==> flow/design.v <==
module datapath (
    part,
    clock,
    value,
    positive,
    reset,
    counter,
    result
);
    input part;
    input clock;
    input [15:0] value;
    input positive;
    input reset;
    output [15:0] counter;
    output [15:0] result;
    wire [15:0] _65 = 16'b0000000000000000;
    wire [15:0] _64 = 16'b0000000000000000;
    wire _102;
    wire _100;
    wire _101;
    wire _103;
    wire [15:0] _104;
    wire _96;
    wire _92;
    wire _93;
    wire _90;
    wire _91;
    wire _94;
    wire _95;
    wire _97;
    wire [15:0] _98;
    wire _86;
    wire _84;
    wire _81;
    wire _82;
    wire _79;
    wire _80;
    wire _83;
    wire _85;
    wire _87;
    wire [15:0] _88;
    wire [41:0] _73 = 42'b000000000000000000000010100011110101110001;
    wire [25:0] _71 = 26'b00000000000000000000000000;
    wire [41:0] _72;
    wire [83:0] _74;
    wire [57:0] _75;
    wire [25:0] _70 = 26'b00000000000000000000000000;
    wire [83:0] _76;
    wire [15:0] _77;
    wire [15:0] _78;
    wire [15:0] _89;
    wire [15:0] _99;
    wire [15:0] _105;
    wire [15:0] _67 = 16'b0000000000000001;
    wire [15:0] _68;
    wire [15:0] _62 = 16'b0000000000000000;
    wire [15:0] _58 = 16'b0000000001100100;
    wire [41:0] _53 = 42'b000000000000000000000010100011110101110001;
    wire [25:0] _51 = 26'b00000000000000000000000000;
    wire [41:0] _52;
    wire [83:0] _54;
    wire [57:0] _55;
    wire [25:0] _50 = 26'b00000000000000000000000000;
    wire [83:0] _56;
    wire [15:0] _57;
    wire [31:0] _59;
    wire [15:0] _60;
    wire [15:0] _48 = 16'b0000000000110010;
    wire [15:0] _44 = 16'b0000000001100100;
    wire [41:0] _39 = 42'b000000000000000000000010100011110101110001;
    wire [25:0] _37 = 26'b00000000000000000000000000;
    wire [41:0] _38;
    wire [83:0] _40;
    wire [57:0] _41;
    wire [25:0] _36 = 26'b00000000000000000000000000;
    wire [83:0] _42;
    wire [15:0] _43;
    wire [31:0] _45;
    wire [15:0] _46;
    wire [15:0] _34;
    wire [15:0] _29 = 16'b0000000001100100;
    wire [41:0] _24 = 42'b000000000000000000000010100011110101110001;
    wire [25:0] _22 = 26'b00000000000000000000000000;
    wire [41:0] _23;
    wire [83:0] _25;
    wire [57:0] _26;
    wire [25:0] _21 = 26'b00000000000000000000000000;
    wire [83:0] _27;
    wire [15:0] _28;
    wire [31:0] _30;
    wire [15:0] _31;
    wire [15:0] _32;
    wire [15:0] _19 = 16'b0000000001100100;
    wire [15:0] _20;
    wire [15:0] _33;
    wire [15:0] _35;
    wire [15:0] _47;
    wire [15:0] _49;
    wire [15:0] _61;
    wire _63;
    wire [15:0] _69;
    wire _2;
    wire [15:0] _106;
    wire [15:0] _107;
    wire [15:0] _3;
    reg [15:0] _66;
    wire vdd = 1'b1;
    wire [15:0] _16 = 16'b0000000000000000;
    wire [15:0] _15 = 16'b0000000000000000;
    wire _6;
    wire [15:0] _137 = 16'b0000000000110010;
    wire [15:0] _133 = 16'b0000000001100100;
    wire [41:0] _128 = 42'b000000000000000000000010100011110101110001;
    wire [25:0] _126 = 26'b00000000000000000000000000;
    wire [41:0] _127;
    wire [83:0] _129;
    wire [57:0] _130;
    wire [25:0] _125 = 26'b00000000000000000000000000;
    wire [83:0] _131;
    wire [15:0] _132;
    wire [31:0] _134;
    wire [15:0] _135;
    wire [15:0] _123;
    wire [15:0] _118 = 16'b0000000001100100;
    wire [41:0] _113 = 42'b000000000000000000000010100011110101110001;
    wire [25:0] _111 = 26'b00000000000000000000000000;
    wire [41:0] _112;
    wire [83:0] _114;
    wire [57:0] _115;
    wire [25:0] _110 = 26'b00000000000000000000000000;
    wire [83:0] _116;
    wire [15:0] _117;
    wire [31:0] _119;
    wire [15:0] _120;
    wire [15:0] _8;
    wire [15:0] _121;
    wire [15:0] _108 = 16'b0000000001100100;
    wire [15:0] _109;
    wire [15:0] _122;
    wire _10;
    wire [15:0] _124;
    wire [15:0] _136;
    wire _12;
    wire [15:0] _138;
    wire [15:0] _13;
    reg [15:0] _18;
    assign _102 = _49 == _62;
    assign _100 = _18 == _62;
    assign _101 = ~ _100;
    assign _103 = _101 & _102;
    assign _104 = _103 ? _67 : _62;
    assign _96 = _49 < _18;
    assign _92 = _49 == _62;
    assign _93 = ~ _92;
    assign _90 = _18 == _62;
    assign _91 = ~ _90;
    assign _94 = _91 & _93;
    assign _95 = _94 & _10;
    assign _97 = _95 & _96;
    assign _98 = _97 ? _67 : _62;
    assign _86 = _18 < _49;
    assign _84 = ~ _10;
    assign _81 = _49 == _62;
    assign _82 = ~ _81;
    assign _79 = _18 == _62;
    assign _80 = ~ _79;
    assign _83 = _80 & _82;
    assign _85 = _83 & _84;
    assign _87 = _85 & _86;
    assign _88 = _87 ? _67 : _62;
    assign _72 = { _71, _8 };
    assign _74 = _72 * _73;
    assign _75 = _74[83:26];
    assign _76 = { _70, _75 };
    assign _77 = _76[15:0];
    assign _78 = _66 + _77;
    assign _89 = _78 + _88;
    assign _99 = _89 + _98;
    assign _105 = _99 + _104;
    assign _68 = _66 + _67;
    assign _52 = { _51, _49 };
    assign _54 = _52 * _53;
    assign _55 = _54[83:26];
    assign _56 = { _50, _55 };
    assign _57 = _56[15:0];
    assign _59 = _57 * _58;
    assign _60 = _59[15:0];
    assign _38 = { _37, _35 };
    assign _40 = _38 * _39;
    assign _41 = _40[83:26];
    assign _42 = { _36, _41 };
    assign _43 = _42[15:0];
    assign _45 = _43 * _44;
    assign _46 = _45[15:0];
    assign _34 = _18 + _32;
    assign _23 = { _22, _8 };
    assign _25 = _23 * _24;
    assign _26 = _25[83:26];
    assign _27 = { _21, _26 };
    assign _28 = _27[15:0];
    assign _30 = _28 * _29;
    assign _31 = _30[15:0];
    assign _32 = _8 - _31;
    assign _20 = _18 + _19;
    assign _33 = _20 - _32;
    assign _35 = _10 ? _34 : _33;
    assign _47 = _35 - _46;
    assign _49 = _12 ? _48 : _47;
    assign _61 = _49 - _60;
    assign _63 = _61 == _62;
    assign _69 = _63 ? _68 : _66;
    assign _2 = part;
    assign _106 = _2 ? _105 : _69;
    assign _107 = _12 ? _62 : _106;
    assign _3 = _107;
    always @(posedge _6) begin
        _66 <= _3;
    end
    assign _6 = clock;
    assign _127 = { _126, _124 };
    assign _129 = _127 * _128;
    assign _130 = _129[83:26];
    assign _131 = { _125, _130 };
    assign _132 = _131[15:0];
    assign _134 = _132 * _133;
    assign _135 = _134[15:0];
    assign _123 = _18 + _121;
    assign _112 = { _111, _8 };
    assign _114 = _112 * _113;
    assign _115 = _114[83:26];
    assign _116 = { _110, _115 };
    assign _117 = _116[15:0];
    assign _119 = _117 * _118;
    assign _120 = _119[15:0];
    assign _8 = value;
    assign _121 = _8 - _120;
    assign _109 = _18 + _108;
    assign _122 = _109 - _121;
    assign _10 = positive;
    assign _124 = _10 ? _123 : _122;
    assign _136 = _124 - _135;
    assign _12 = reset;
    assign _138 = _12 ? _137 : _136;
    assign _13 = _138;
    always @(posedge _6) begin
        _18 <= _13;
    end
    assign counter = _18;
    assign result = _66;
endmodule
Step by step through the tools: datapath:

The steps from the RTL of datapath to its reports follow in flow order.
Lines are those of the file above, counted from 1.
Library cell names are shortened.
A cell with - has no value.

* top module: datapath
* clock: clock
* standard-cell library: sky130hd
* library corner: tt_025C_1v80

Elaborated design:

Yosys after proc, flatten, opt, wreduce and memory -nomap, before mapping. Memory bits, and registers merged into a memory's read port (data or address), are not among the register bits. Print and check cells are not counted. Equal cells are merged and count once.

* input port bits: 20
* cells after elaboration: 41
* bits in registers: 32

* $mul: 6
* add/sub/neg operators: 11
* $lt $le $gt $ge: 2
* bitwise logic cells: 9
* reduce/logical cells: 4
* mux-type cells: 7

Operators with widths (count)
* 16-bit by 20-bit multiplier with 36-bit output with constant B: 3
* 10-bit by 5-bit multiplier with 14-bit output with constant B: 3
* 16-bit subtractor: 4
* 16-bit two-way mux: 4
* 16-bit by 1-bit adder with 16-bit output: 3
* 16-bit zero test: 3
* 16-bit adder: 2
* 16-bit < comparator: 2
* 16-bit by 1-bit adder with 16-bit output with constant B: 1
* 16-bit by 7-bit adder with 16-bit output with constant B: 1
* 1-bit bitwise AND: 6
* 1-bit NOT: 3
* 1-bit two-way mux: 3
* 2-bit nonzero test: 1

Logic depth:

Depth = most cells in a row (Yosys ltp): at word level without a register or memory, in the mapped netlist without a sequential cell, where the memories' decode and read muxes count.

* depth in word-level cells: 19
* ABC_AREA: 0
* gate-level depth with buffers: 143

Mapped cells and area:

Source: synth_stat.txt of the flow (Yosys; design flattened, memories mapped). It holds for the ABC_AREA given above (unset counts as 0); a run with the other value may have another netlist.

Cell types (count)
* ha_1: 631
* fa_1: 318
* inv_1: 613
* xnor2_1: 86
* dfxtp_1: 32
* a21oi_1: 111
* a21o_1: 45
* nor2_1: 86
* o21ai_0: 58
* nand2b_1: 39
* xor2_1: 27
* nand2_1: 58
* nand3_1: 41
* nor3_1: 33
* o21a_1: 22
* o21bai_1: 18
* nand4_1: 20
* or3_1: 16

Other cell types: 62; their cells: 218.

* flip-flop cells: 32
* sequential part of the area: 0.0006406 mm^2
* cell count: 2472
* cell area after synthesis: 0.0227606 mm^2
* buffers: 15

Worst setup path after synthesis:

Path of least setup slack by OpenSTA after synthesis, without wires, with an ideal clock, recovery checks aside; 20% of the period is set as input and as output delay. Where synthesis merged equal registers, the netlist keeps one of their names.

* path kind: input to register
* start point: input value[4]
* end point: register _66[14]
* data required time: 41.930 ns
* arrival time: 38.754 ns
* period: 42.0 ns
* path buffers: 1
* external input delay: 8.400 ns
* path delay: 30.424 ns
* library setup time: 0.070 ns
* setup slack: 3.176 ns
* stages: 134
* launch time at the first pin: 8.400 ns
* period reached after synthesis: 38.824 ns

"path delay" is the arrival time less input delay plus setup time.
"stages": output pins that drive a net of the path, with the launching flip-flop's if there is one; two outputs of one cell count as two.
"period reached after synthesis" is the clock period less the worst setup slack; recovery checks do not enter. This is arithmetic on one report: input and output delays are still those of the set period (20% each).
Between the ends stands the longest chain of elaborated cells between them, by number of cells; it is not shown to be the way that was timed. Of several equally long chains one is given.
A line is the first line of the expression or statement that the cell stems from. Yosys adds cells for indexed reads and writes and turns some case tables into memories.

* cell sequence: fa_1 inv_1 fa_1 fa_1 inv_1 fa_1 fa_1 inv_1 fa_1 inv_1 ha_1 or4_1 a21oi_1 o21ai_1 o21a_1 o21ai_0 nand2b_1 a21oi_1 (+98 left out) o21ai_0 nand2b_1 a21o_1 a21oi_1 xor2_1 ha_1 inv_1 a222oi_1 o2111ai_1 nor4_1 nand4_1 or4_1 a2111o_1 or4_4 buf_6 o41a_1 or3_1 a21oi_1
* length of the longest elaborated chain: 19
* elaborated cells on any way between the ends: 34
* classes of those cells: add/sub (9); mul (6); compare (2); mux (7); logic (7); reduce/logical (3)

RTL lines, path post-synthesis
* start, declared: RTL line 12 `input [15:0] value;`
* 16-bit by 20-bit multiplier with 36-bit output: RTL line 198 `assign _25 = _23 * _24;`
* 10-bit by 5-bit multiplier with 14-bit output: RTL line 202 `assign _30 = _28 * _29;`
* 16-bit subtractor: RTL line 204 `assign _32 = _8 - _31;`
* 16-bit subtractor: RTL line 206 `assign _33 = _20 - _32;`
* 16-bit two-way mux: RTL line 207 `assign _35 = _10 ? _34 : _33;`
* 16-bit by 20-bit multiplier with 36-bit output: RTL line 190 `assign _40 = _38 * _39;`
* 10-bit by 5-bit multiplier with 14-bit output: RTL line 194 `assign _45 = _43 * _44;`
* (+5 left out)
* 1-bit bitwise AND: RTL line 169 `assign _85 = _83 & _84;`
* 1-bit bitwise AND: RTL line 170 `assign _87 = _85 & _86;`
* 1-bit two-way mux: RTL line 171 `assign _88 = _87 ? _67 : _62;`
* 16-bit by 1-bit adder with 16-bit output: RTL line 178 `assign _89 = _78 + _88;`
* 16-bit by 1-bit adder with 16-bit output: RTL line 179 `assign _99 = _89 + _98;`
* 16-bit by 1-bit adder with 16-bit output: RTL line 180 `assign _105 = _99 + _104;`
* 16-bit two-way mux: RTL line 214 `assign _106 = _2 ? _105 : _69;`
* end, assigned: RTL line 218 `_66 <= _3;`
* end, declared: RTL line 107 `reg [15:0] _66;`

Path in the finished layout:

From the final timing report of run 1: the path of least setup slack in the routed layout; clock arrival at registers is part of the times.

* path kind: input to register
* start point: input value[4]
* end point: register _66[13]
* arrival time: 47.35 ns
* data required time: 66.21 ns
* setup slack: 18.86 ns
* external input delay: 13.20 ns
* path buffers: 1
* stages: 128
* period: 66.0 ns
* library setup time: 0.07 ns
* launch time at the first pin: 13.20 ns

Between the ends stands the longest chain of elaborated cells between them, by number of cells; it is not shown to be the way that was timed. Of several equally long chains one is given.

* cell sequence: clkdlybuf4s50_1 fa_1 inv_1 fa_1 fa_1 inv_1 fa_1 fa_1 inv_1 fa_1 inv_1 ha_1 or4_1 a21oi_1 o21ai_1 o211a_1 o31ai_1 nand2b_1 (+92 left out) ha_1 o21ai_0 nand2b_1 a21o_1 a21oi_1 xor2_1 ha_1 inv_1 a222oi_1 o2111ai_1 nor4_1 nand4_1 or4_1 a2111o_1 or4_4 o41a_1 or3_1 a21oi_1
* length of the longest elaborated chain: 19
* elaborated cells on any way between the ends: 34
* classes of those cells: add/sub (9); mul (6); compare (2); mux (7); logic (7); reduce/logical (3)

RTL lines, path after layout
* start, declared: RTL line 12 `input [15:0] value;`
* 16-bit by 20-bit multiplier with 36-bit output: RTL line 198 `assign _25 = _23 * _24;`
* 10-bit by 5-bit multiplier with 14-bit output: RTL line 202 `assign _30 = _28 * _29;`
* 16-bit subtractor: RTL line 204 `assign _32 = _8 - _31;`
* 16-bit subtractor: RTL line 206 `assign _33 = _20 - _32;`
* 16-bit two-way mux: RTL line 207 `assign _35 = _10 ? _34 : _33;`
* 16-bit by 20-bit multiplier with 36-bit output: RTL line 190 `assign _40 = _38 * _39;`
* 10-bit by 5-bit multiplier with 14-bit output: RTL line 194 `assign _45 = _43 * _44;`
* (+5 left out)
* 1-bit bitwise AND: RTL line 169 `assign _85 = _83 & _84;`
* 1-bit bitwise AND: RTL line 170 `assign _87 = _85 & _86;`
* 1-bit two-way mux: RTL line 171 `assign _88 = _87 ? _67 : _62;`
* 16-bit by 1-bit adder with 16-bit output: RTL line 178 `assign _89 = _78 + _88;`
* 16-bit by 1-bit adder with 16-bit output: RTL line 179 `assign _99 = _89 + _98;`
* 16-bit by 1-bit adder with 16-bit output: RTL line 180 `assign _105 = _99 + _104;`
* 16-bit two-way mux: RTL line 214 `assign _106 = _2 ? _105 : _69;`
* end, assigned: RTL line 218 `_66 <= _3;`
* end, declared: RTL line 107 `reg [15:0] _66;`

Ticket comment

Measured results for datapath: 6 stored runs of the Yosys and OpenROAD flow on sky130hd. The settings differ; the order carries no meaning. The constraints put input and output delay at 20% of the set period each and load the outputs with 0.01 pF.
"period achieved" = clock period - worst setup slack. The figure is calculated, with input and output delays left at 20% of the set period.
"worst path time" means the part of the period allowed to the worst setup path (the constraints hold back 20% at inputs and 20% at outputs) less its slack; where the path has registers, the arrival times of their clocks count too.

### Run 1

Settings: `CORE_UTILIZATION=51`, `CTS_CLUSTER_DIAMETER=266`, `CTS_CLUSTER_SIZE=89`, `GPL_ROUTABILITY_DRIVEN=0`, `SETUP_SLACK_MARGIN=1.53`, `SLEW_MARGIN=40`, `period_ns=66.0`, `CAP_MARGIN=20`, `CORE_MARGIN=2`

- Setup slack of the critical path: 18.861 ns
- Std-cell area (final layout): 0.0241757 mm^2
- Total negative setup slack: 0.000 ns
- Period achieved: 47.139 ns
- Worst hold slack: 0.499 ns
- Die outline area: 0.0463347 mm^2
- Worst path time: 33.94 ns
- Kind of the worst setup path: input to register
- Chip area after synthesis (Yosys): 0.0227606 mm^2

### Run 2

Settings: `ABC_AREA=1`, `CAP_MARGIN=5`, `CELL_PAD_IN_SITES_DETAIL_PLACEMENT=1`, `CELL_PAD_IN_SITES_GLOBAL_PLACEMENT=3`, `CORE_ASPECT_RATIO=1.01`, `CORE_MARGIN=6`, `CORE_UTILIZATION=27`, `CTS_CLUSTER_DIAMETER=206`, `CTS_CLUSTER_SIZE=69`, `GPL_ROUTABILITY_DRIVEN=0`, `GPL_TIMING_DRIVEN=0`, `HOLD_SLACK_MARGIN=0.21`, `MAX_ROUTING_LAYER=met5`, `PLACE_DENSITY_LB_ADDON=0.01`, `SLEW_MARGIN=10`, `TNS_END_PERCENT=90`, `period_ns=38.5`

- Setup slack of the critical path: 2.020 ns
- Std-cell area (final layout): 0.0265455 mm^2
- Total negative setup slack: 0.000 ns
- Period achieved: 36.480 ns
- Worst hold slack: 0.527 ns
- Die outline area: 0.095703 mm^2
- Worst path time: 28.78 ns
- Kind of the worst setup path: input to register
- Chip area after synthesis (Yosys): 0.0238741 mm^2

### Run 3

Settings: `ABC_AREA=1`, `CELL_PAD_IN_SITES_GLOBAL_PLACEMENT=3`, `CORE_MARGIN=8`, `CORE_UTILIZATION=56`, `CTS_CLUSTER_DIAMETER=206`, `CTS_CLUSTER_SIZE=80`, `GPL_TIMING_DRIVEN=0`, `HOLD_SLACK_MARGIN=0.21`, `MAX_ROUTING_LAYER=met4`, `PLACE_DENSITY_LB_ADDON=0.01`, `SETUP_SLACK_MARGIN=5.0`, `SLEW_MARGIN=10`, `TNS_END_PERCENT=90`, `period_ns=38.5`, `CAP_MARGIN=20`

Incomplete, placement halted on FLW-0024.

### Run 4

Settings: `CELL_PAD_IN_SITES_DETAIL_PLACEMENT=1`, `CORE_ASPECT_RATIO=1.26`, `CORE_UTILIZATION=31`, `period_ns=41.2`, `CAP_MARGIN=20`, `CORE_MARGIN=2`, `SLEW_MARGIN=20`

- Setup slack of the critical path: 1.391 ns
- Std-cell area (final layout): 0.0254444 mm^2
- Total negative setup slack: 0.000 ns
- Period achieved: 39.809 ns
- Worst hold slack: 0.491 ns
- Die outline area: 0.0756197 mm^2
- Worst path time: 31.57 ns
- Kind of the worst setup path: input to register
- Chip area after synthesis (Yosys): 0.0227606 mm^2

### Run 5

Settings: `ABC_AREA=1`, `CAP_MARGIN=5`, `CELL_PAD_IN_SITES_GLOBAL_PLACEMENT=3`, `CORE_ASPECT_RATIO=1.01`, `CORE_MARGIN=6`, `CORE_UTILIZATION=27`, `CTS_CLUSTER_DIAMETER=206`, `CTS_CLUSTER_SIZE=69`, `GPL_TIMING_DRIVEN=0`, `HOLD_SLACK_MARGIN=0.21`, `MAX_ROUTING_LAYER=met5`, `PLACE_DENSITY_LB_ADDON=0.01`, `SETUP_SLACK_MARGIN=5.0`, `SLEW_MARGIN=10`, `TNS_END_PERCENT=90`, `period_ns=38.5`

- Setup slack of the critical path: 4.605 ns
- Std-cell area (final layout): 0.0291455 mm^2
- Total negative setup slack: 0.000 ns
- Period achieved: 33.895 ns
- Worst hold slack: 0.526 ns
- Die outline area: 0.095703 mm^2
- Worst path time: 26.19 ns
- Kind of the worst setup path: input to register
- Chip area after synthesis (Yosys): 0.0238741 mm^2

### Run 6

Settings: `CORE_UTILIZATION=40`, `period_ns=42.0`, `CAP_MARGIN=20`, `CORE_MARGIN=2`, `SLEW_MARGIN=20`

- Setup slack of the critical path: 1.575 ns
- Std-cell area (final layout): 0.0248901 mm^2
- Total negative setup slack: 0.000 ns
- Period achieved: 40.425 ns
- Worst hold slack: 0.512 ns
- Die outline area: 0.0588257 mm^2
- Worst path time: 32.03 ns
- Kind of the worst setup path: input to register
- Chip area after synthesis (Yosys): 0.0227606 mm^2
